==> flow/design.v <==
`default_nettype none
module MagComp
  #(parameter WIDTH = 30)
  (output logic AltB, AeqB, AgtB,
   input logic [WIDTH-1:0] A,
   input logic [WIDTH-1:0] B);
  assign AltB= (A<B);
  assign AgtB= (A>B);
  assign AeqB= (A==B);
endmodule : MagComp
module Adder
  #(parameter WIDTH = 30)
  (output logic [WIDTH:0] S,
   input logic add,
   input logic [WIDTH-1:0] A,
   input logic [WIDTH-1:0] B);
  assign S = add ? A+B : A-B;
endmodule : Adder
module Multiplier
  #(parameter WIDTH = 30)
  (output logic [(WIDTH*2)-1:0] S,
   input logic [WIDTH-1:0] A,
   input logic [WIDTH-1:0] B);
  assign S = A*B;
endmodule : Multiplier
module Mux2to1
  #(parameter WIDTH = 30)
  (output logic [WIDTH-1:0]Y,
   input logic S,
   input logic [WIDTH-1:0]I0,
   input logic [WIDTH-1:0]I1);
  assign Y=S?I1:I0;
endmodule : Mux2to1
module Register
  #(parameter WIDTH = 3)
  (input logic [WIDTH-1:0] D,
   input logic en, clear,
   input logic clock,
   output logic [WIDTH-1:0] Q);
  always_ff @(posedge clock)
    if (clear)
      Q <= 0;
    else if (en)
      Q <= D;
    else
      Q <= Q;
endmodule: Register
module Counter
  #(parameter WIDTH = 4)
  (input logic clock,
   input logic clear,
   input logic en,
   output logic [WIDTH-1:0] Q);
  always_ff @(posedge clock) begin
    if (clear) begin
      Q <= 0;
    end
    else if (en) begin
      Q <= Q + 1'b1;
    end
    else begin
      Q <= Q;
    end
  end
endmodule: Counter
module Synchronizer
  (input logic async,
   input logic clock,
   output logic sync);
  logic tmp1, tmp2;
  assign tmp2 = tmp1;
  always_ff @(posedge clock)
    tmp1 <= async;
  always_ff @(posedge clock)
    sync <= tmp2;
endmodule : Synchronizer
module ShiftRegister_8_128 
  (input logic [7:0] data_in,
   input logic en,
   input logic clock, rst,
   output logic [127:0] Q);
  always_ff @(posedge clock) begin
    if (rst) begin
      Q <= 128'b0;
    end
    else if (en) begin
      Q <= {Q[119:0],data_in};
    end
    else begin
      Q <= Q;
    end
  end
endmodule : ShiftRegister_8_128
module ShiftRegister_6_96
  (input logic [5:0] data_in,
   input logic en,
   input logic clock, rst,
   output logic [95:0] Q);
  always_ff @(posedge clock) begin
    if (rst) begin
      Q <= 96'b0;
    end
    else if (en) begin
      Q <= {Q[89:0],data_in};
    end
    else begin
      Q <= Q;
    end
  end
endmodule : ShiftRegister_6_96
module ShiftRegister_48_96
  (input logic [47:0] data_in,
   input logic en,
   input logic clock, rst,
   output logic [95:0] Q);
  always_ff @(posedge clock) begin
    if (rst) begin
      Q <= 96'b0;
    end
    else if (en) begin
      Q <= {Q[47:0],data_in};
    end
    else begin
      Q <= Q;
    end
  end
endmodule : ShiftRegister_48_96
module edge_detector (
    input logic signal,
    input logic clk,
    output logic pulse
);
    logic tmp1;
    always_ff @(posedge clk) begin
        tmp1<=signal;
    end
    assign pulse = (~tmp1)& signal;
endmodule: edge_detector
module ShiftRegister_12_96
  (input logic [11:0] data_in,
   input logic en,
   input logic clock, rst,
   output logic [95:0] Q);
  always_ff @(posedge clock) begin
    if (rst) begin
      Q <= 96'b0;
    end
    else if (en) begin
      Q <= {Q[83:0],data_in};
    end
    else begin
      Q <= Q;
    end
  end
endmodule : ShiftRegister_12_96
module ShiftRegister_20_160
  (input logic [19:0] data_in,
   input logic en,
   input logic clock, rst,
   output logic [159:0] Q);
  always_ff @(posedge clock) begin
    if (rst) begin
      Q <= 160'b0;
    end
    else if (en) begin
      Q <= {Q[149:0],data_in};
    end
    else begin
      Q <= Q;
    end
  end
endmodule : ShiftRegister_20_160
module ShiftRegister_96_96
  (input logic [95:0] data_in,
   input logic en,
   input logic clock, rst,
   output logic [95:0] Q);
  always_ff @(posedge clock) begin
    if (rst) begin
      Q <= 96'b0;
    end
    else if (en) begin
      Q <= data_in;
    end
    else begin
      Q <= Q;
    end
  end
endmodule : ShiftRegister_96_96
module ShiftRegister_160_160
  (input logic [159:0] data_in,
   input logic en,
   input logic clock, rst,
   output logic [159:0] Q);
  always_ff @(posedge clock) begin
    if (rst) begin
      Q <= 160'b0;
    end
    else if (en) begin
      Q <= data_in;
    end
    else begin
      Q <= Q;
    end
  end
endmodule : ShiftRegister_160_160
module ShiftRegister_80_160
  (input logic [79:0] data_in,
   input logic en,
   input logic clock, rst,
   output logic [159:0] Q);
  always_ff @(posedge clock) begin
    if (rst) begin
      Q <= 160'b0;
    end
    else if (en) begin
      Q <= {Q[79:0],data_in};
    end
    else begin
      Q <= Q;
    end
  end
endmodule : ShiftRegister_80_160
module ShiftRegister_40_160
  (input logic [39:0] data_in,
   input logic en,
   input logic clock, rst,
   output logic [159:0] Q);
  always_ff @(posedge clock) begin
    if (rst) begin
      Q <= 160'b0;
    end
    else if (en) begin
      Q <= {Q[119:0],data_in};
    end
    else begin
      Q <= Q;
    end
  end
endmodule : ShiftRegister_40_160
`default_nettype none
module Add_Path(input logic [63:0] mat_A, mat_B,
                input logic clk, rst, add_en,
                input logic sign,
                output logic [159:0] mat_out,
                output logic finish);
    logic shift_en;
    logic [19:0] shift_in;
    logic [4:0] add1_out, add2_out;
    logic [3:0] add1_in1, add1_in2, add2_in1, add2_in2;
    Adder #(4) add1 (.S(add1_out), .add(~sign), .A(add1_in1), .B(add1_in2));
    Adder #(4) add2 (.S(add2_out), .add(~sign), .A(add2_in1), .B(add2_in2));
    assign shift_in[19:10] = {5'b0, add1_out};
    assign shift_in[9:0] = {5'b0, add2_out};
    ShiftRegister_20_160 shift1 (.data_in(shift_in), .en(shift_en), .clock(clk), .rst(rst), .Q(mat_out));
    add_fsm fsm (.mat_A(mat_A), .mat_B(mat_B), .clk(clk), .rst(rst), .add_en(add_en),
                 .add1_in1(add1_in1), .add1_in2(add1_in2), .add2_in1(add2_in1), .add2_in2(add2_in2),
                 .shift_en(shift_en), .finish(finish));
endmodule : Add_Path
module add_fsm (input logic [63:0] mat_A, mat_B,
                input logic clk, rst, add_en,
                output logic [3:0] add1_in1, add1_in2, add2_in1, add2_in2,
                output logic shift_en, finish);
    logic [3:0] mat_A_1, mat_A_2, mat_A_3, mat_A_4;
    logic [3:0] mat_A_5, mat_A_6, mat_A_7, mat_A_8;
    logic [3:0] mat_A_9, mat_A_10, mat_A_11, mat_A_12;
    logic [3:0] mat_A_13, mat_A_14, mat_A_15, mat_A_16;
    logic [3:0] mat_B_1, mat_B_2, mat_B_3, mat_B_4;
    logic [3:0] mat_B_5, mat_B_6, mat_B_7, mat_B_8;
    logic [3:0] mat_B_9, mat_B_10, mat_B_11, mat_B_12;
    logic [3:0] mat_B_13, mat_B_14, mat_B_15, mat_B_16;
    assign mat_A_1 = mat_A[63:60];
    assign mat_A_2 = mat_A[59:56];
    assign mat_A_3 = mat_A[55:52];
    assign mat_A_4 = mat_A[51:48];
    assign mat_A_5 = mat_A[47:44];
    assign mat_A_6 = mat_A[43:40];
    assign mat_A_7 = mat_A[39:36];
    assign mat_A_8 = mat_A[35:32];
    assign mat_A_9 = mat_A[31:28];
    assign mat_A_10 = mat_A[27:24];
    assign mat_A_11 = mat_A[23:20];
    assign mat_A_12 = mat_A[19:16];
    assign mat_A_13 = mat_A[15:12];
    assign mat_A_14 = mat_A[11:8];
    assign mat_A_15 = mat_A[7:4];
    assign mat_A_16 = mat_A[3:0];
    assign mat_B_1 = mat_B[63:60];
    assign mat_B_2 = mat_B[59:56];
    assign mat_B_3 = mat_B[55:52];
    assign mat_B_4 = mat_B[51:48];
    assign mat_B_5 = mat_B[47:44];
    assign mat_B_6 = mat_B[43:40];
    assign mat_B_7 = mat_B[39:36];
    assign mat_B_8 = mat_B[35:32];
    assign mat_B_9 = mat_B[31:28];
    assign mat_B_10 = mat_B[27:24];
    assign mat_B_11 = mat_B[23:20];
    assign mat_B_12 = mat_B[19:16];
    assign mat_B_13 = mat_B[15:12];
    assign mat_B_14 = mat_B[11:8];
    assign mat_B_15 = mat_B[7:4];
    assign mat_B_16 = mat_B[3:0];
    enum logic [3:0] {S,A1,A2,A3,A4,A5,A6,A7,A8,E} cur_state, n_state;
    always_comb begin
        case(cur_state)
            S: begin
                add1_in1 = 4'b0;
                add1_in2 = 4'b0;
                add2_in1 = 4'b0;
                add2_in2 = 4'b0;
                shift_en = 1'b0;
                finish = 1'b0;
                if(add_en) begin
                    n_state = A1;
                end
                else begin
                    n_state = S;
                end
            end
            A1: begin
                add1_in1 = mat_A_1;
                add1_in2 = mat_B_1;
                add2_in1 = mat_A_2;
                add2_in2 = mat_B_2;
                shift_en = 1'b1;
                finish = 1'b0;
                n_state = A2;
            end
            A2: begin
                add1_in1 = mat_A_3;
                add1_in2 = mat_B_3;
                add2_in1 = mat_A_4;
                add2_in2 = mat_B_4;
                shift_en = 1'b1;
                finish = 1'b0;
                n_state = A3;
            end
            A3: begin
                add1_in1 = mat_A_5;
                add1_in2 = mat_B_5;
                add2_in1 = mat_A_6;
                add2_in2 = mat_B_6;
                shift_en = 1'b1;
                finish = 1'b0;
                n_state = A4;
            end
            A4: begin
                add1_in1 = mat_A_7;
                add1_in2 = mat_B_7;
                add2_in1 = mat_A_8;
                add2_in2 = mat_B_8;
                shift_en = 1'b1;
                finish = 1'b0;
                n_state = A5;
            end
            A5: begin
                add1_in1 = mat_A_9;
                add1_in2 = mat_B_9;
                add2_in1 = mat_A_10;
                add2_in2 = mat_B_10;
                shift_en = 1'b1;
                finish = 1'b0;
                n_state = A6;
            end
            A6: begin
                add1_in1 = mat_A_11;
                add1_in2 = mat_B_11;
                add2_in1 = mat_A_12;
                add2_in2 = mat_B_12;
                shift_en = 1'b1;
                finish = 1'b0;
                n_state = A7;
            end
            A7: begin
                add1_in1 = mat_A_13;
                add1_in2 = mat_B_13;
                add2_in1 = mat_A_14;
                add2_in2 = mat_B_14;
                shift_en = 1'b1;
                finish = 1'b0;
                n_state = A8;
            end
            A8: begin
                add1_in1 = mat_A_15;
                add1_in2 = mat_B_15;
                add2_in1 = mat_A_16;
                add2_in2 = mat_B_16;
                shift_en = 1'b1;
                finish = 1'b0;
                n_state = E;
            end
            E: begin
                add1_in1 = 4'b0;
                add1_in2 = 4'b0;
                add2_in1 = 4'b0;
                add2_in2 = 4'b0;
                shift_en = 1'b0;
                finish = 1'b1;
                n_state = E;
            end
            default: begin
                add1_in1 = 4'b0;
                add1_in2 = 4'b0;
                add2_in1 = 4'b0;
                add2_in2 = 4'b0;
                shift_en = 1'b0;
                finish = 1'b0;
                n_state = S;
            end
        endcase
    end
    always_ff @(posedge clk) begin
        if(rst)
            cur_state <= S;
        else
            cur_state <= n_state;
    end
endmodule : add_fsm
`default_nettype none
module Multiply_Path(input logic [63:0] mat_A, mat_B,
                     input logic clk, rst, mult_en,
                     output logic [159:0] mat_out,
                     output logic finish);
    logic [3:0] mult1_in1, mult1_in2;
    logic [7:0] mult1_out;
    logic [3:0] mult2_in1, mult2_in2;
    logic [7:0] mult2_out;
    logic [3:0] mult3_in1, mult3_in2;
    logic [7:0] mult3_out;
    logic [3:0] mult4_in1, mult4_in2;
    logic [7:0] mult4_out;
    logic [3:0] mult5_in1, mult5_in2;
    logic [7:0] mult5_out;
    logic [3:0] mult6_in1, mult6_in2;
    logic [7:0] mult6_out;
    logic [3:0] mult7_in1, mult7_in2;
    logic [7:0] mult7_out;
    logic [3:0] mult8_in1, mult8_in2;
    logic [7:0] mult8_out;
    logic [7:0] add_in1, add_in2, add_in3, add_in4;
    logic [9:0] add_out;
    logic [7:0] add_in5, add_in6, add_in7, add_in8;
    logic [9:0] add_out2;
    logic layer_1_en, layer_2_en;
    Multiplier #(4) mult1(.S(mult1_out),
                          .A(mult1_in1),
                          .B(mult1_in2));
    Multiplier #(4) mult2(.S(mult2_out),
                          .A(mult2_in1),
                          .B(mult2_in2));
    Multiplier #(4) mult3(.S(mult3_out),
                          .A(mult3_in1),
                          .B(mult3_in2));
    Multiplier #(4) mult4(.S(mult4_out),
                          .A(mult4_in1),
                          .B(mult4_in2));
    Multiplier #(4) mult5(.S(mult5_out),
                          .A(mult5_in1),
                          .B(mult5_in2));
    Multiplier #(4) mult6(.S(mult6_out),
                          .A(mult6_in1),
                          .B(mult6_in2));
    Multiplier #(4) mult7(.S(mult7_out),
                          .A(mult7_in1),
                          .B(mult7_in2));
    Multiplier #(4) mult8(.S(mult8_out),
                          .A(mult8_in1),
                          .B(mult8_in2));
    Register #(32) layer_1_reg(.D({mult1_out, mult2_out, mult3_out, mult4_out}),
                               .en(layer_1_en),
                               .clock(clk),
                               .clear(rst),
                               .Q({add_in1, add_in2, add_in3, add_in4}));
    Register #(32) layer_1_2_reg(.D({mult5_out, mult6_out, mult7_out, mult8_out}),
                                 .en(layer_1_en),
                                 .clock(clk),
                                 .clear(rst),
                                 .Q({add_in5, add_in6, add_in7, add_in8}));
    assign add_out = add_in1 + add_in2 + add_in3 + add_in4;
    assign add_out2 = add_in5 + add_in6 + add_in7 + add_in8;
    ShiftRegister_20_160 shift_register(.data_in({add_out, add_out2}),
                                      .en(layer_2_en),
                                      .clock(clk),
                                      .rst(rst),
                                      .Q(mat_out));
    mult_fsm fsm(.mat_A(mat_A),
                 .mat_B(mat_B),
                 .clk(clk),
                 .rst(rst),
                 .mult_en(mult_en),
                 .mult1_in1(mult1_in1),
                 .mult1_in2(mult1_in2),
                 .mult2_in1(mult2_in1),
                 .mult2_in2(mult2_in2),
                 .mult3_in1(mult3_in1),
                 .mult3_in2(mult3_in2),
                 .mult4_in1(mult4_in1),
                 .mult4_in2(mult4_in2),
                 .mult5_in1(mult5_in1),
                 .mult5_in2(mult5_in2),
                 .mult6_in1(mult6_in1),
                 .mult6_in2(mult6_in2),
                 .mult7_in1(mult7_in1),
                 .mult7_in2(mult7_in2),
                 .mult8_in1(mult8_in1),
                 .mult8_in2(mult8_in2),
                 .layer_1_en(layer_1_en),
                 .layer_2_en(layer_2_en),
                 .finish(finish));
endmodule : Multiply_Path
module mult_fsm(input logic [63:0] mat_A, mat_B,
                input logic clk, rst, mult_en,
                output logic [3:0] mult1_in1, mult1_in2,
                output logic [3:0] mult2_in1, mult2_in2,
                output logic [3:0] mult3_in1, mult3_in2,
                output logic [3:0] mult4_in1, mult4_in2,
                output logic [3:0] mult5_in1, mult5_in2,
                output logic [3:0] mult6_in1, mult6_in2,
                output logic [3:0] mult7_in1, mult7_in2,
                output logic [3:0] mult8_in1, mult8_in2,
                output logic layer_1_en, layer_2_en, finish);
    logic [3:0] mat_A_1, mat_A_2, mat_A_3, mat_A_4;
    logic [3:0] mat_A_5, mat_A_6, mat_A_7, mat_A_8;
    logic [3:0] mat_A_9, mat_A_10, mat_A_11, mat_A_12;
    logic [3:0] mat_A_13, mat_A_14, mat_A_15, mat_A_16;
    logic [3:0] mat_B_1, mat_B_2, mat_B_3, mat_B_4;
    logic [3:0] mat_B_5, mat_B_6, mat_B_7, mat_B_8;
    logic [3:0] mat_B_9, mat_B_10, mat_B_11, mat_B_12;
    logic [3:0] mat_B_13, mat_B_14, mat_B_15, mat_B_16;
    assign mat_A_1 = mat_A[63:60];
    assign mat_A_2 = mat_A[59:56];
    assign mat_A_3 = mat_A[55:52];
    assign mat_A_4 = mat_A[51:48];
    assign mat_A_5 = mat_A[47:44];
    assign mat_A_6 = mat_A[43:40];
    assign mat_A_7 = mat_A[39:36];
    assign mat_A_8 = mat_A[35:32];
    assign mat_A_9 = mat_A[31:28];
    assign mat_A_10 = mat_A[27:24];
    assign mat_A_11 = mat_A[23:20];
    assign mat_A_12 = mat_A[19:16];
    assign mat_A_13 = mat_A[15:12];
    assign mat_A_14 = mat_A[11:8];
    assign mat_A_15 = mat_A[7:4];
    assign mat_A_16 = mat_A[3:0];
    assign mat_B_1 = mat_B[63:60];
    assign mat_B_2 = mat_B[59:56];
    assign mat_B_3 = mat_B[55:52];
    assign mat_B_4 = mat_B[51:48];
    assign mat_B_5 = mat_B[47:44];
    assign mat_B_6 = mat_B[43:40];
    assign mat_B_7 = mat_B[39:36];
    assign mat_B_8 = mat_B[35:32];
    assign mat_B_9 = mat_B[31:28];
    assign mat_B_10 = mat_B[27:24];
    assign mat_B_11 = mat_B[23:20];
    assign mat_B_12 = mat_B[19:16];
    assign mat_B_13 = mat_B[15:12];
    assign mat_B_14 = mat_B[11:8];
    assign mat_B_15 = mat_B[7:4];
    assign mat_B_16 = mat_B[3:0];
    enum logic [4:0] {S,M1,M2A1,M3A2,M4A3,M5A4,M6A5,M7A6,M8A7,A8,E} cur_state, n_state;
    always_comb begin
        case(cur_state)
            S: begin
                mult1_in1 = 4'b0;
                mult1_in2 = 4'b0;
                mult2_in1 = 4'b0;
                mult2_in2 = 4'b0;
                mult3_in1 = 4'b0;
                mult3_in2 = 4'b0;
                mult4_in1 = 4'b0;
                mult4_in2 = 4'b0;
                mult5_in1 = 4'b0;
                mult5_in2 = 4'b0;
                mult6_in1 = 4'b0;
                mult6_in2 = 4'b0;
                mult7_in1 = 4'b0;
                mult7_in2 = 4'b0;
                mult8_in1 = 4'b0;
                mult8_in2 = 4'b0;
                layer_1_en = 1'b0;
                layer_2_en = 1'b0;
                finish = 1'b0;
                if(mult_en)
                    n_state = M1;
                else
                    n_state = S;
            end
            M1: begin
                mult1_in1 = mat_A_1;
                mult1_in2 = mat_B_1;
                mult2_in1 = mat_A_2;
                mult2_in2 = mat_B_5;
                mult3_in1 = mat_A_3;
                mult3_in2 = mat_B_9;
                mult4_in1 = mat_A_4;
                mult4_in2 = mat_B_13;
                mult5_in1 = mat_A_1;
                mult5_in2 = mat_B_2;
                mult6_in1 = mat_A_2;
                mult6_in2 = mat_B_6;
                mult7_in1 = mat_A_3;
                mult7_in2 = mat_B_10;
                mult8_in1 = mat_A_4;
                mult8_in2 = mat_B_14;
                layer_1_en = 1'b1;
                layer_2_en = 1'b0;
                finish = 1'b0;
                n_state = M2A1;
            end
            M2A1: begin
                mult1_in1 = mat_A_1;
                mult1_in2 = mat_B_3;
                mult2_in1 = mat_A_2;
                mult2_in2 = mat_B_7;
                mult3_in1 = mat_A_3;
                mult3_in2 = mat_B_11;
                mult4_in1 = mat_A_4;
                mult4_in2 = mat_B_15;
                mult5_in1 = mat_A_1;
                mult5_in2 = mat_B_4;
                mult6_in1 = mat_A_2;
                mult6_in2 = mat_B_8;
                mult7_in1 = mat_A_3;
                mult7_in2 = mat_B_12;
                mult8_in1 = mat_A_4;
                mult8_in2 = mat_B_16;
                layer_1_en = 1'b1;
                layer_2_en = 1'b1;
                finish = 1'b0;
                n_state = M3A2;
            end
            M3A2: begin
                mult1_in1 = mat_A_5;
                mult1_in2 = mat_B_1;
                mult2_in1 = mat_A_6;
                mult2_in2 = mat_B_5;
                mult3_in1 = mat_A_7;
                mult3_in2 = mat_B_9;
                mult4_in1 = mat_A_8;
                mult4_in2 = mat_B_13;
                mult5_in1 = mat_A_5;
                mult5_in2 = mat_B_2;
                mult6_in1 = mat_A_6;
                mult6_in2 = mat_B_6;
                mult7_in1 = mat_A_7;
                mult7_in2 = mat_B_10;
                mult8_in1 = mat_A_8;
                mult8_in2 = mat_B_14;
                layer_1_en = 1'b1;
                layer_2_en = 1'b1;
                finish = 1'b0;
                n_state = M4A3;
            end
            M4A3: begin
                mult1_in1 = mat_A_5;
                mult1_in2 = mat_B_3;
                mult2_in1 = mat_A_6;
                mult2_in2 = mat_B_7;
                mult3_in1 = mat_A_7;
                mult3_in2 = mat_B_11;
                mult4_in1 = mat_A_8;
                mult4_in2 = mat_B_15;
                mult5_in1 = mat_A_5;
                mult5_in2 = mat_B_4;
                mult6_in1 = mat_A_6;
                mult6_in2 = mat_B_8;
                mult7_in1 = mat_A_7;
                mult7_in2 = mat_B_12;
                mult8_in1 = mat_A_8;
                mult8_in2 = mat_B_16;
                layer_1_en = 1'b1;
                layer_2_en = 1'b1;
                finish = 1'b0;
                n_state = M5A4;
            end
            M5A4: begin
                mult1_in1 = mat_A_9;
                mult1_in2 = mat_B_1;
                mult2_in1 = mat_A_10;
                mult2_in2 = mat_B_5;
                mult3_in1 = mat_A_11;
                mult3_in2 = mat_B_9;
                mult4_in1 = mat_A_12;
                mult4_in2 = mat_B_13;
                mult5_in1 = mat_A_9;
                mult5_in2 = mat_B_2;
                mult6_in1 = mat_A_10;
                mult6_in2 = mat_B_6;
                mult7_in1 = mat_A_11;
                mult7_in2 = mat_B_10;
                mult8_in1 = mat_A_12;
                mult8_in2 = mat_B_14;
                layer_1_en = 1'b1;
                layer_2_en = 1'b1;
                finish = 1'b0;
                n_state = M6A5;
            end
            M6A5: begin
                mult1_in1 = mat_A_9;
                mult1_in2 = mat_B_3;
                mult2_in1 = mat_A_10;
                mult2_in2 = mat_B_7;
                mult3_in1 = mat_A_11;
                mult3_in2 = mat_B_11;
                mult4_in1 = mat_A_12;
                mult4_in2 = mat_B_15;
                mult5_in1 = mat_A_9;
                mult5_in2 = mat_B_4;
                mult6_in1 = mat_A_10;
                mult6_in2 = mat_B_8;
                mult7_in1 = mat_A_11;
                mult7_in2 = mat_B_12;
                mult8_in1 = mat_A_12;
                mult8_in2 = mat_B_16;
                layer_1_en = 1'b1;
                layer_2_en = 1'b1;
                finish = 1'b0;
                n_state = M7A6;
            end
            M7A6: begin
                mult1_in1 = mat_A_13;
                mult1_in2 = mat_B_1;
                mult2_in1 = mat_A_14;
                mult2_in2 = mat_B_5;
                mult3_in1 = mat_A_15;
                mult3_in2 = mat_B_9;
                mult4_in1 = mat_A_16;
                mult4_in2 = mat_B_13;
                mult5_in1 = mat_A_13;
                mult5_in2 = mat_B_2;
                mult6_in1 = mat_A_14;
                mult6_in2 = mat_B_6;
                mult7_in1 = mat_A_15;
                mult7_in2 = mat_B_10;
                mult8_in1 = mat_A_16;
                mult8_in2 = mat_B_14;
                layer_1_en = 1'b1;
                layer_2_en = 1'b1;
                finish = 1'b0;
                n_state = M8A7;
            end
            M8A7: begin
                mult1_in1 = mat_A_13;
                mult1_in2 = mat_B_3;
                mult2_in1 = mat_A_14;
                mult2_in2 = mat_B_7;
                mult3_in1 = mat_A_15;
                mult3_in2 = mat_B_11;
                mult4_in1 = mat_A_16;
                mult4_in2 = mat_B_15;
                mult5_in1 = mat_A_13;
                mult5_in2 = mat_B_4;
                mult6_in1 = mat_A_14;
                mult6_in2 = mat_B_8;
                mult7_in1 = mat_A_15;
                mult7_in2 = mat_B_12;
                mult8_in1 = mat_A_16;
                mult8_in2 = mat_B_16;
                layer_1_en = 1'b1;
                layer_2_en = 1'b1;
                finish = 1'b0;
                n_state = A8;
            end
            A8: begin
                mult1_in1 = 4'b0;
                mult1_in2 = 4'b0;
                mult2_in1 = 4'b0;
                mult2_in2 = 4'b0;
                mult3_in1 = 4'b0;
                mult3_in2 = 4'b0;
                mult4_in1 = 4'b0;
                mult4_in2 = 4'b0;
                mult5_in1 = 4'b0;
                mult5_in2 = 4'b0;
                mult6_in1 = 4'b0;
                mult6_in2 = 4'b0;
                mult7_in1 = 4'b0;
                mult7_in2 = 4'b0;
                mult8_in1 = 4'b0;
                mult8_in2 = 4'b0;
                layer_1_en = 1'b0;
                layer_2_en = 1'b1;
                finish = 1'b0;
                n_state = E;
            end
            E: begin
                mult1_in1 = 4'b0;
                mult1_in2 = 4'b0;
                mult2_in1 = 4'b0;
                mult2_in2 = 4'b0;
                mult3_in1 = 4'b0;
                mult3_in2 = 4'b0;
                mult4_in1 = 4'b0;
                mult4_in2 = 4'b0;
                mult5_in1 = 4'b0;
                mult5_in2 = 4'b0;
                mult6_in1 = 4'b0;
                mult6_in2 = 4'b0;
                mult7_in1 = 4'b0;
                mult7_in2 = 4'b0;
                mult8_in1 = 4'b0;
                mult8_in2 = 4'b0;
                layer_1_en = 1'b0;
                layer_2_en = 1'b0;
                finish = 1'b1;
                n_state = E;
            end
            default: begin
                mult1_in1 = 4'b0;
                mult1_in2 = 4'b0;
                mult2_in1 = 4'b0;
                mult2_in2 = 4'b0;
                mult3_in1 = 4'b0;
                mult3_in2 = 4'b0;
                mult4_in1 = 4'b0;
                mult4_in2 = 4'b0;
                mult5_in1 = 4'b0;
                mult5_in2 = 4'b0;
                mult6_in1 = 4'b0;
                mult6_in2 = 4'b0;
                mult7_in1 = 4'b0;
                mult7_in2 = 4'b0;
                mult8_in1 = 4'b0;
                mult8_in2 = 4'b0;
                layer_1_en = 1'b0;
                layer_2_en = 1'b0;
                finish = 1'b0;
                n_state = S;
            end
        endcase
    end
    always_ff @(posedge clk) begin
        if(rst)
            cur_state <= S;
        else
            cur_state <= n_state;
    end
endmodule : mult_fsm
`default_nettype none
module Matrix_Calculator 
    (input logic [7:0] data_in,
     input logic enter, sw,
     input logic [1:0] operation,
     input logic clk, rst,
     output logic [4:0] data_out,
     output logic finish, error,
     output logic [3:0] index);
    logic input_en;
    logic[127:0] input_matrix;
    logic[1:0] input_op;
    logic[159:0] add_output, mul_output;
    logic[159:0] selected_output;
    logic[63:0] input_matrix_A, input_matrix_B;
    logic add_en, mul_en;
    logic add_finish, mul_finish;
    logic switch_pulse, enter_pulse;
    assign input_matrix_A = input_matrix[127:64];
    assign input_matrix_B = input_matrix[63:0];
    ShiftRegister_8_128 shift_register(.data_in(data_in),
                                      .en(enter_pulse && input_en),
                                      .clock(clk),
                                      .rst(rst),
                                      .Q(input_matrix));
    Register #(2) op_reg(.D(operation),
                         .en(enter_pulse && input_en),
                         .clock(clk),
                         .clear(rst),
                         .Q(input_op));
    Mux2to1 #(160) output_mux(.Y(selected_output),
                             .I1(add_output),
                             .I0(mul_output),
                             .S(input_op[1]));
    matrix_calc_fsm fsm(.clk(clk),
                        .rst(rst),
                        .enter(enter_pulse),
                        .add_finish(add_finish),
                        .mul_finish(mul_finish),
                        .finish(finish),
                        .input_op(input_op),
                        .input_en(input_en),
                        .error(error),
                        .mul_en(mul_en),
                        .add_en(add_en));
    Add_Path add_logic(.mat_A(input_matrix_A),
                       .mat_B(input_matrix_B),
                       .clk(clk),
                       .rst(rst),
                       .add_en(add_en),
                       .sign(input_op[0]),
                       .mat_out(add_output),
                       .finish(add_finish));
    Multiply_Path mul_logic(.mat_A(input_matrix_A),
                            .mat_B(input_matrix_B),
                            .clk(clk),
                            .rst(rst),
                            .mult_en(mul_en),
                            .mat_out(mul_output),
                            .finish(mul_finish));
    edge_detector sw_de(.clk(clk),
                        .signal(sw),
                        .pulse(switch_pulse));
    edge_detector ed_de(.clk(clk),
                        .signal(enter),
                        .pulse(enter_pulse));
    logic [4:0] index_count;
    Counter #(5) index_counter(.clock(clk),
                               .clear(rst),
                               .en(finish && switch_pulse),
                               .Q(index_count));
    assign index = index_count[4:1];
    always_comb begin
        case(index_count)
            5'b0000_0: data_out = selected_output[159:155];
            5'b0000_1: data_out = selected_output[154:150];
            5'b0001_0: data_out = selected_output[149:145];
            5'b0001_1: data_out = selected_output[144:140];
            5'b0010_0: data_out = selected_output[139:135];
            5'b0010_1: data_out = selected_output[134:130];
            5'b0011_0: data_out = selected_output[129:125];
            5'b0011_1: data_out = selected_output[124:120];
            5'b0100_0: data_out = selected_output[119:115];
            5'b0100_1: data_out = selected_output[114:110];
            5'b0101_0: data_out = selected_output[109:105];
            5'b0101_1: data_out = selected_output[104:100];
            5'b0110_0: data_out = selected_output[99:95];
            5'b0110_1: data_out = selected_output[94:90];
            5'b0111_0: data_out = selected_output[89:85];
            5'b0111_1: data_out = selected_output[84:80];
            5'b1000_0: data_out = selected_output[79:75];
            5'b1000_1: data_out = selected_output[74:70];
            5'b1001_0: data_out = selected_output[69:65];
            5'b1001_1: data_out = selected_output[64:60];
            5'b1010_0: data_out = selected_output[59:55];
            5'b1010_1: data_out = selected_output[54:50];
            5'b1011_0: data_out = selected_output[49:45];
            5'b1011_1: data_out = selected_output[44:40];
            5'b1100_0: data_out = selected_output[39:35];
            5'b1100_1: data_out = selected_output[34:30];
            5'b1101_0: data_out = selected_output[29:25];
            5'b1101_1: data_out = selected_output[24:20];
            5'b1110_0: data_out = selected_output[19:15];
            5'b1110_1: data_out = selected_output[14:10];
            5'b1111_0: data_out = selected_output[9:5];
            5'b1111_1: data_out = selected_output[4:0];
            default: data_out = 5'b0;
        endcase
    end
endmodule : Matrix_Calculator
module matrix_calc_fsm (input logic clk, rst,
                        input logic enter,
                        input logic [1:0] input_op,
                        input logic add_finish, mul_finish,
                        output logic finish,
                        output logic input_en, error,
                        output logic mul_en, add_en);
    enum logic [4:0] {S,S1,S2,S3,S4,S5,S6,S7,S8,
                      S9,S10,S11,S12,S13,S14,S15,S16,
                      M,A,E,F} cur_state, n_state;
    always_comb begin
        case(cur_state)
            S: begin
                input_en = 1'b1;
                error = 1'b0;
                mul_en = 1'b0;
                add_en = 1'b0;
                finish = 1'b0;
                if(enter) begin
                    n_state = S1;
                end
                else begin
                    n_state = S;
                end
            end
            S1: begin
                input_en = 1'b1;
                error = 1'b0;
                mul_en = 1'b0;
                add_en = 1'b0;
                finish = 1'b0;
                if(enter) begin
                    n_state = S2;
                end
                else begin
                    n_state = S1;
                end
            end
            S2: begin
                input_en = 1'b1;
                error = 1'b0;
                mul_en = 1'b0;
                add_en = 1'b0;
                finish = 1'b0;
                if(enter) begin
                    n_state = S3;
                end
                else begin
                    n_state = S2;
                end
            end
            S3: begin
                input_en = 1'b1;
                error = 1'b0;
                mul_en = 1'b0;
                add_en = 1'b0;
                finish = 1'b0;
                if(enter) begin
                    n_state = S4;
                end
                else begin
                    n_state = S3;
                end
            end
            S4: begin
                input_en = 1'b1;
                error = 1'b0;
                mul_en = 1'b0;
                add_en = 1'b0;
                finish = 1'b0;
                if(enter) begin
                    n_state = S5;
                end
                else begin
                    n_state = S4;
                end
            end
            S5: begin
                input_en = 1'b1;
                error = 1'b0;
                mul_en = 1'b0;
                add_en = 1'b0;
                finish = 1'b0;
                if(enter) begin
                    n_state = S6;
                end
                else begin
                    n_state = S5;
                end
            end
            S6: begin
                input_en = 1'b1;
                error = 1'b0;
                mul_en = 1'b0;
                add_en = 1'b0;
                finish = 1'b0;
                if(enter) begin
                    n_state = S7;
                end
                else begin
                    n_state = S6;
                end
            end
            S7: begin
                input_en = 1'b1;
                error = 1'b0;
                mul_en = 1'b0;
                add_en = 1'b0;
                finish = 1'b0;
                if(enter) begin
                    n_state = S8;
                end
                else begin
                    n_state = S7;
                end
            end
            S8: begin
                input_en = 1'b1;
                error = 1'b0;
                mul_en = 1'b0;
                add_en = 1'b0;
                finish = 1'b0;
                if(enter) begin
                    n_state = S9;
                end
                else begin
                    n_state = S8;
                end
            end
            S9: begin
                input_en = 1'b1;
                error = 1'b0;
                mul_en = 1'b0;
                add_en = 1'b0;
                finish = 1'b0;
                if(enter) begin
                    n_state = S10;
                end
                else begin
                    n_state = S9;
                end
            end
            S10: begin
                input_en = 1'b1;
                error = 1'b0;
                mul_en = 1'b0;
                add_en = 1'b0;
                finish = 1'b0;
                if(enter) begin
                    n_state = S11;
                end
                else begin
                    n_state = S10;
                end
            end
            S11: begin
                input_en = 1'b1;
                error = 1'b0;
                mul_en = 1'b0;
                add_en = 1'b0;
                finish = 1'b0;
                if(enter) begin
                    n_state = S12;
                end
                else begin
                    n_state = S11;
                end
            end
            S12: begin
                input_en = 1'b1;
                error = 1'b0;
                mul_en = 1'b0;
                add_en = 1'b0;
                finish = 1'b0;
                if(enter) begin
                    n_state = S13;
                end
                else begin
                    n_state = S12;
                end
            end
            S13: begin
                input_en = 1'b1;
                error = 1'b0;
                mul_en = 1'b0;
                add_en = 1'b0;
                finish = 1'b0;
                if(enter) begin
                    n_state = S14;
                end
                else begin
                    n_state = S13;
                end
            end
            S14: begin
                input_en = 1'b1;
                error = 1'b0;
                mul_en = 1'b0;
                add_en = 1'b0;
                finish = 1'b0;
                if(enter) begin
                    n_state = S15;
                end
                else begin
                    n_state = S14;
                end
            end
            S15: begin
                input_en = 1'b1;
                error = 1'b0;
                mul_en = 1'b0;
                add_en = 1'b0;
                finish = 1'b0;
                if(enter) begin
                    n_state = S16;
                end
                else begin
                    n_state = S15;
                end
            end
            S16: begin
                input_en = 1'b0;
                mul_en = 1'b0;
                add_en = 1'b0;
                finish = 1'b0;
                if (input_op == 2'b00) begin
                    n_state = M;
                    error = 1'b0;
                    mul_en = 1'b1;
                end
                else if (input_op[1] == 1'b1) begin
                    n_state = A;
                    error = 1'b0;
                    add_en = 1'b1;
                end
                else begin
                    n_state = F;
                    error = 1'b1;
                end
            end
            F: begin
                input_en = 1'b0;
                error = 1'b1;
                mul_en = 1'b0;
                add_en = 1'b0;
                finish = 1'b0;
                n_state = F;
            end
            M: begin
                input_en = 1'b0;
                mul_en = 1'b0;
                add_en = 1'b0;
                error = 1'b0;
                if (mul_finish) begin
                    n_state = E;
                    finish = 1'b1;
                end
                else begin
                    n_state = M;
                    finish = 1'b0;
                end
            end
            A: begin
                input_en = 1'b0;
                mul_en = 1'b0;
                add_en = 1'b0;
                error = 1'b0;
                if (add_finish) begin
                    n_state = E;
                    finish = 1'b1;
                end
                else begin
                    n_state = A;
                    finish = 1'b0;
                end
            end
            E: begin
                input_en = 1'b0;
                mul_en = 1'b0;
                add_en = 1'b0;
                error = 1'b0;
                finish = 1'b1;
                n_state = E;
            end
            default: begin
                input_en = 1'b0;
                mul_en = 1'b0;
                add_en = 1'b0;
                error = 1'b0;
                finish = 1'b0;
                n_state = S;
            end
        endcase
    end
    always_ff @(posedge clk) begin
        if(rst)
            cur_state <= S;
        else
            cur_state <= n_state;
    end
endmodule : matrix_calc_fsm
`default_nettype none
module my_chip (
    input logic [11:0] io_in,  
    output logic [11:0] io_out,  
    input logic clock,
    input logic reset  
);
    logic [7:0] data_in;
    logic enter, sw;
    logic rst;
    logic [1:0] operation;
    logic [4:0] data_out;
    logic finish, error;
    logic [3:0] index;
    Synchronizer sync1(.async(io_in[0]), .clock(clock), .sync(data_in[0]));
    Synchronizer sync2(.async(io_in[1]), .clock(clock), .sync(data_in[1]));
    Synchronizer sync3(.async(io_in[2]), .clock(clock), .sync(data_in[2]));
    Synchronizer sync4(.async(io_in[3]), .clock(clock), .sync(data_in[3]));
    Synchronizer sync5(.async(io_in[4]), .clock(clock), .sync(data_in[4]));
    Synchronizer sync6(.async(io_in[5]), .clock(clock), .sync(data_in[5]));
    Synchronizer sync7(.async(io_in[6]), .clock(clock), .sync(data_in[6]));
    Synchronizer sync8(.async(io_in[7]), .clock(clock), .sync(data_in[7]));
    Synchronizer sync9(.async(io_in[8]), .clock(clock), .sync(enter));
    Synchronizer sync10(.async(io_in[9]), .clock(clock), .sync(sw));
    Synchronizer sync11(.async(io_in[10]), .clock(clock), .sync(operation[0]));
    Synchronizer sync12(.async(io_in[11]), .clock(clock), .sync(operation[1]));
    Synchronizer sync13(.async(reset), .clock(clock), .sync(rst));
    assign io_out[4:0] = data_out[4:0];
    assign io_out[5] = finish;
    assign io_out[6] = error;
    assign io_out[10:7] = index[3:0];
    assign io_out[11] = 1'b0;
    Matrix_Calculator matrix_calculator(.data_in(data_in),
                                        .enter(enter),
                                        .sw(sw),
                                        .operation(operation), 
                                        .clk(clock), 
                                        .rst(rst), 
                                        .data_out(data_out), 
                                        .finish(finish), 
                                        .error(error), 
                                        .index(index));
endmodule
Tool chain data of my_chip
The steps from the RTL of my_chip to its reports follow in flow order. Line numbers count from 1 in the design file above. Operators carry their Yosys type and port widths (W data, S select, Z words). Library cell names are shortened. The mark - stands for no value.

Design top: my_chip. Clock port: clock. Library: sky130hd. Library corner: tt_025C_1v80.

Word level
Counts by Yosys on the flattened word-level netlist (proc, flatten, opt, wreduce; memories kept). Register bits leave out memories and registers merged into their read ports (data or address); mux counts leave out enables and synchronous resets folded into registers. Print and check cells are left out.

The figure for reduce/logical cells is 19. The figure for muxes and demuxes is 62. Bitwise gates (word level): 4. The entry for equal/unequal tests reads 70. For $mul the number is 8. The entry for add/subtract/negate cells reads 11.

Operator list (count): $mul A4 B4 Y8 (8); $pmux W5 S32 (1); $mux W160 (1); $pmux W4 S8 (4); $eq A5 B5 Y1 const B (21); $pmux W5 S21 (1); $eq A5 B4 Y1 const B (19); $pmux W4 S4 (4); $pmux W4 S2 (8); $eq A5 B3 Y1 const B (12); $pmux W5 S10 (1); $pmux W4 S9 (1); $eq A5 B2 Y1 const B (6); $mux W1 (26); $reduce_or A8 Y1 (3); $add A10 B8 Y10 (2); $add A9 B8 Y10 (2); $add A8 B8 Y9 (2); $reduce_or A16 Y1 (1); $eq A4 B3 Y1 const B (4); $eq A5 B1 Y1 const B (3); $logic_not A5 Y1 (3); $mux W5 (3); $reduce_or A2 Y1 (6); $mux W3 (4); $add A4 B4 Y5 (2); $sub A4 B4 Y5 (2); $mux W2 (5).

Other operator kinds: 13; their cells: 19.

For bits of input ports the number is 14. Word-level cells: 212. Register bits after elaboration: 481. The figure for output and inout bits is 12.

Depth
Longest topological path by Yosys (ltp), each cell counted once; first at word level (registers and memories cut), then after technology mapping (sequential cells cut; the memories' decode and read muxes count).

The figure for word-level depth is 5. For ABC_AREA the number is 1. For depth in mapped cells the number is 21. The figure for gate-level depth less buffers is 20.

After synthesis
Yosys stat after the flow's synthesis: flattened, memories mapped to cells. It holds for the ABC_AREA given above (unset counts as 0); a run with the other value may have another netlist. Totals and module areas in this step are rounded.

Cell types: dfxtp_1 (count 509, total area 1.02E+04 um2); nor2_1 (count 705, total area 2.65E+03 um2); nand2_1 (count 688, total area 2.58E+03 um2); o21ai_0 (count 464, total area 2.32E+03 um2); ha_1 (count 130, total area 1626.56 um2); inv_1 (count 356, total area 1.34E+03 um2); fa_1 (count 66, total area 1.32E+03 um2); a21oi_1 (count 230, total area 1.15E+03 um2); nand3_1 (count 108, total area 540.518 um2); o22ai_1 (count 79, total area 494.224 um2); buf_2 (count 81, total area 405.389 um2); clkbuf_1 (count 88, total area 330.317 um2); a221oi_4 (count 10, total area 262.752 um2); xor2_1 (count 27, total area 236.477 um2); buf_6 (count 15, total area 168.912 um2); nand4_1 (count 27, total area 168.912 um2); xnor2_1 (count 17, total area 148.893 um2); buf_4 (count 17, total area 127.622 um2).

Other cell types: 26; their cells: 111.

The figure for buffers is 204. Cell area after synthesis: 27000 um2. Under cell count stands 3728. The figure for flip-flops is 509. For area of sequential cells the number is 10000 um2.

Timing after synthesis
Source: OpenSTA report_checks on the synthesized netlist (no wires, ideal clock, input and output delay 20% of the period each), path of least setup slack; recovery checks are left aside. Register names are those of the netlist, which keeps one name where synthesis merged equal registers.

Kind: register -> output. Start point: register matrix_calculator.index_counter.Q[1]. End point: output port io_out[0]. The entry for clock period reads 10.0 ns. The entry for path delay reads 1.628 ns. For setup slack the number is 6.372 ns. Buffers on the path: 1. Arrival: 1.628 ns. For output delay the number is 2.000 ns. For stages the number is 13. The entry for launch time at the first pin reads 0.000 ns. The figure for data required time is 8.000 ns. For period reached after synthesis the number is 3.628 ns.

"path delay" is the arrival time less input delay plus setup time. A path that ends at an output port has no setup time. "stages" counts driving pins, that of a launching flip-flop among them; a cell with two outputs on the path counts twice. "period reached after synthesis" is the clock period less the worst setup slack; recovery checks do not enter. This is arithmetic on one report: input and output delays are still those of the set period (20% each). The rows between start and end are the longest chain of elaborated cells between them; the timing report does not say that the signal goes this way. Where chains are equally long, one stands for them. A line is the first line of the expression or statement that the cell stems from. Yosys adds cells for indexed reads and writes and turns some case tables into memories. At most two assigning lines are given for a register; there are more.

Path through: dfxtp_1 > ha_1 > buf_2 > inv_1 > nor2_1 > ha_1 > inv_1 > nand2_1 > nor2_1 > nand2_1 > nor2_2 > nand3b_1 > nand3_1. Under cells in the longest elaborated chain stands 2. Elaborated cells on any way between the ends: 33. The figure for source lines of those cells is 1. Those cells by class: eq/ne: 31; mux: 1; reduce/logical: 1.

Ends and longest elaborated chain, post-synthesis: start: declaration (line 53) `output logic [WIDTH-1:0] Q);`; start: assignment (line 56) `Q <= 0;`; start: assignment (line 59) `Q <= Q + 1'b1;`; $eq A5 B5 Y1 (line 915) `case(index_count)`; $pmux W5 S32 (line 915); end: declaration (line 1256) `output logic [11:0] io_out,`.

Timing after layout
Path of least setup slack in the final report of run 1 (OpenROAD, finished layout, wires in). Where an end is a register, its clock arrival counts in the times.

Kind: register -> output. Start point: register matrix_calculator.op_reg.Q[1]. End point: output port io_out[3]. Buffers on the path: 3. For output delay the number is 2.22 ns. The entry for launch time at the first pin reads 0.65 ns. Arrival: 4.08 ns. For setup slack the number is 4.80 ns. The figure for data required time is 8.88 ns. For stages the number is 12. The entry for clock period reads 11.1 ns.

The rows between start and end are the longest chain of elaborated cells between them; the timing report does not say that the signal goes this way. Where chains are equally long, one stands for them. At most two assigning lines are given for a register; there are more.

Path through: dfxtp_4 > inv_6 > buf_4 > buf_4 > o21ai_0 > nand2_1 > o21ai_0 > nor2_1 > nand2_1 > nor2_1 > nand3_1 > clkdlybuf4s50_1. Under cells in the longest elaborated chain stands 2. Elaborated cells on any way between the ends: 2. The figure for source lines of those cells is 2. Those cells by class: mux: 2.

Ends and longest elaborated chain, post-layout: start: declaration (line 39) `output logic [WIDTH-1:0] Q);`; start: assignment (line 42) `Q <= 0;`; start: assignment (line 44) `Q <= D;`; $mux W160 (line 32) `assign Y=S?I1:I0;`; $pmux W5 S32 (line 915) `case(index_count)`; end: declaration (line 1256) `output logic [11:0] io_out,`.

Flow measurements of my_chip on sky130hd: 3 stored runs with different settings, listed in no order. Input and output delays are each 20% of the period that was set; the output load is 0.01 pF. By "achieved clock period" is meant the clock period of the run minus its worst setup slack. This is arithmetic on one report: input and output delays are still those of the set period (20% each). "allowed time less slack (worst setup path)" = time allowed to the worst setup path (clock period - input delay - output delay, where it has them) - its slack; a late launch clock adds to it, a late capture clock takes from it. By "total power of the final layout" is meant OpenSTA's value without simulated activity: inputs other than the clock are taken to toggle once in ten clock periods, and the tool carries that through the logic. The measured numbers are rounded.

Run 1 has these settings: ABC_AREA 1; CELL_PAD_IN_SITES_DETAIL_PLACEMENT 2; CELL_PAD_IN_SITES_GLOBAL_PLACEMENT 1; CORE_ASPECT_RATIO 1.64; CORE_UTILIZATION 24; CTS_CLUSTER_DIAMETER 99; MAX_ROUTING_LAYER met4; MIN_ROUTING_LAYER met1; PLACE_DENSITY 0.47; TNS_END_PERCENT 50; period_ns 11.1; CAP_MARGIN 20; CORE_MARGIN 2; SLEW_MARGIN 20. The worst hold slack in the final report reads 0.32 ns. The worst setup slack after layout stands at 4.8 ns. For the total power of the final layout the run shows 4.1 mW. The die outline area reads 110000 um2. The achieved clock period is 6.303 ns. The allowed time less slack (worst setup path) comes to 4.08 ns. Critical path type: register -> output. The sum of negative setup slack comes to 0.000 ns. The standard-cell area after layout reads 30000 um2. The synthesized cell area is 27000 um2. For the post-layout utilization the run shows 27 %.

Run 2 has these settings: SETUP_SLACK_MARGIN 1.26; period_ns 6.86; CAP_MARGIN 20; CORE_MARGIN 2; CORE_UTILIZATION 40; SLEW_MARGIN 20. The worst hold slack in the final report reads 0.32 ns. The worst setup slack after layout stands at 1.5 ns. For the total power of the final layout the run shows 6.3 mW. The die outline area reads 66000 um2. The achieved clock period is 5.313 ns. The allowed time less slack (worst setup path) comes to 3.94 ns. Critical path type: register -> output. The sum of negative setup slack comes to 0.000 ns. The standard-cell area after layout reads 28000 um2. The synthesized cell area is 25000 um2. For the post-layout utilization the run shows 45 %.

Run 3 has these settings: CAP_MARGIN 25; CELL_PAD_IN_SITES_DETAIL_PLACEMENT 2; CELL_PAD_IN_SITES_GLOBAL_PLACEMENT 3; CORE_ASPECT_RATIO 0.75; CORE_MARGIN 5; CTS_CLUSTER_DIAMETER 106; GPL_TIMING_DRIVEN 0; HOLD_SLACK_MARGIN -0.07; MAX_ROUTING_LAYER met5; MIN_ROUTING_LAYER met2; TNS_END_PERCENT 45; period_ns 4.49; CORE_UTILIZATION 40; SLEW_MARGIN 20. The worst hold slack in the final report reads 0.33 ns. The worst setup slack after layout stands at -0.35 ns. For the total power of the final layout the run shows 9.8 mW. The die outline area reads 69000 um2. The achieved clock period is 4.836 ns. The allowed time less slack (worst setup path) comes to 3.94 ns. Critical path type: register -> output. The sum of negative setup slack comes to -0.93 ns. The standard-cell area after layout reads 30000 um2. The synthesized cell area is 25000 um2. For the post-layout utilization the run shows 47 %.
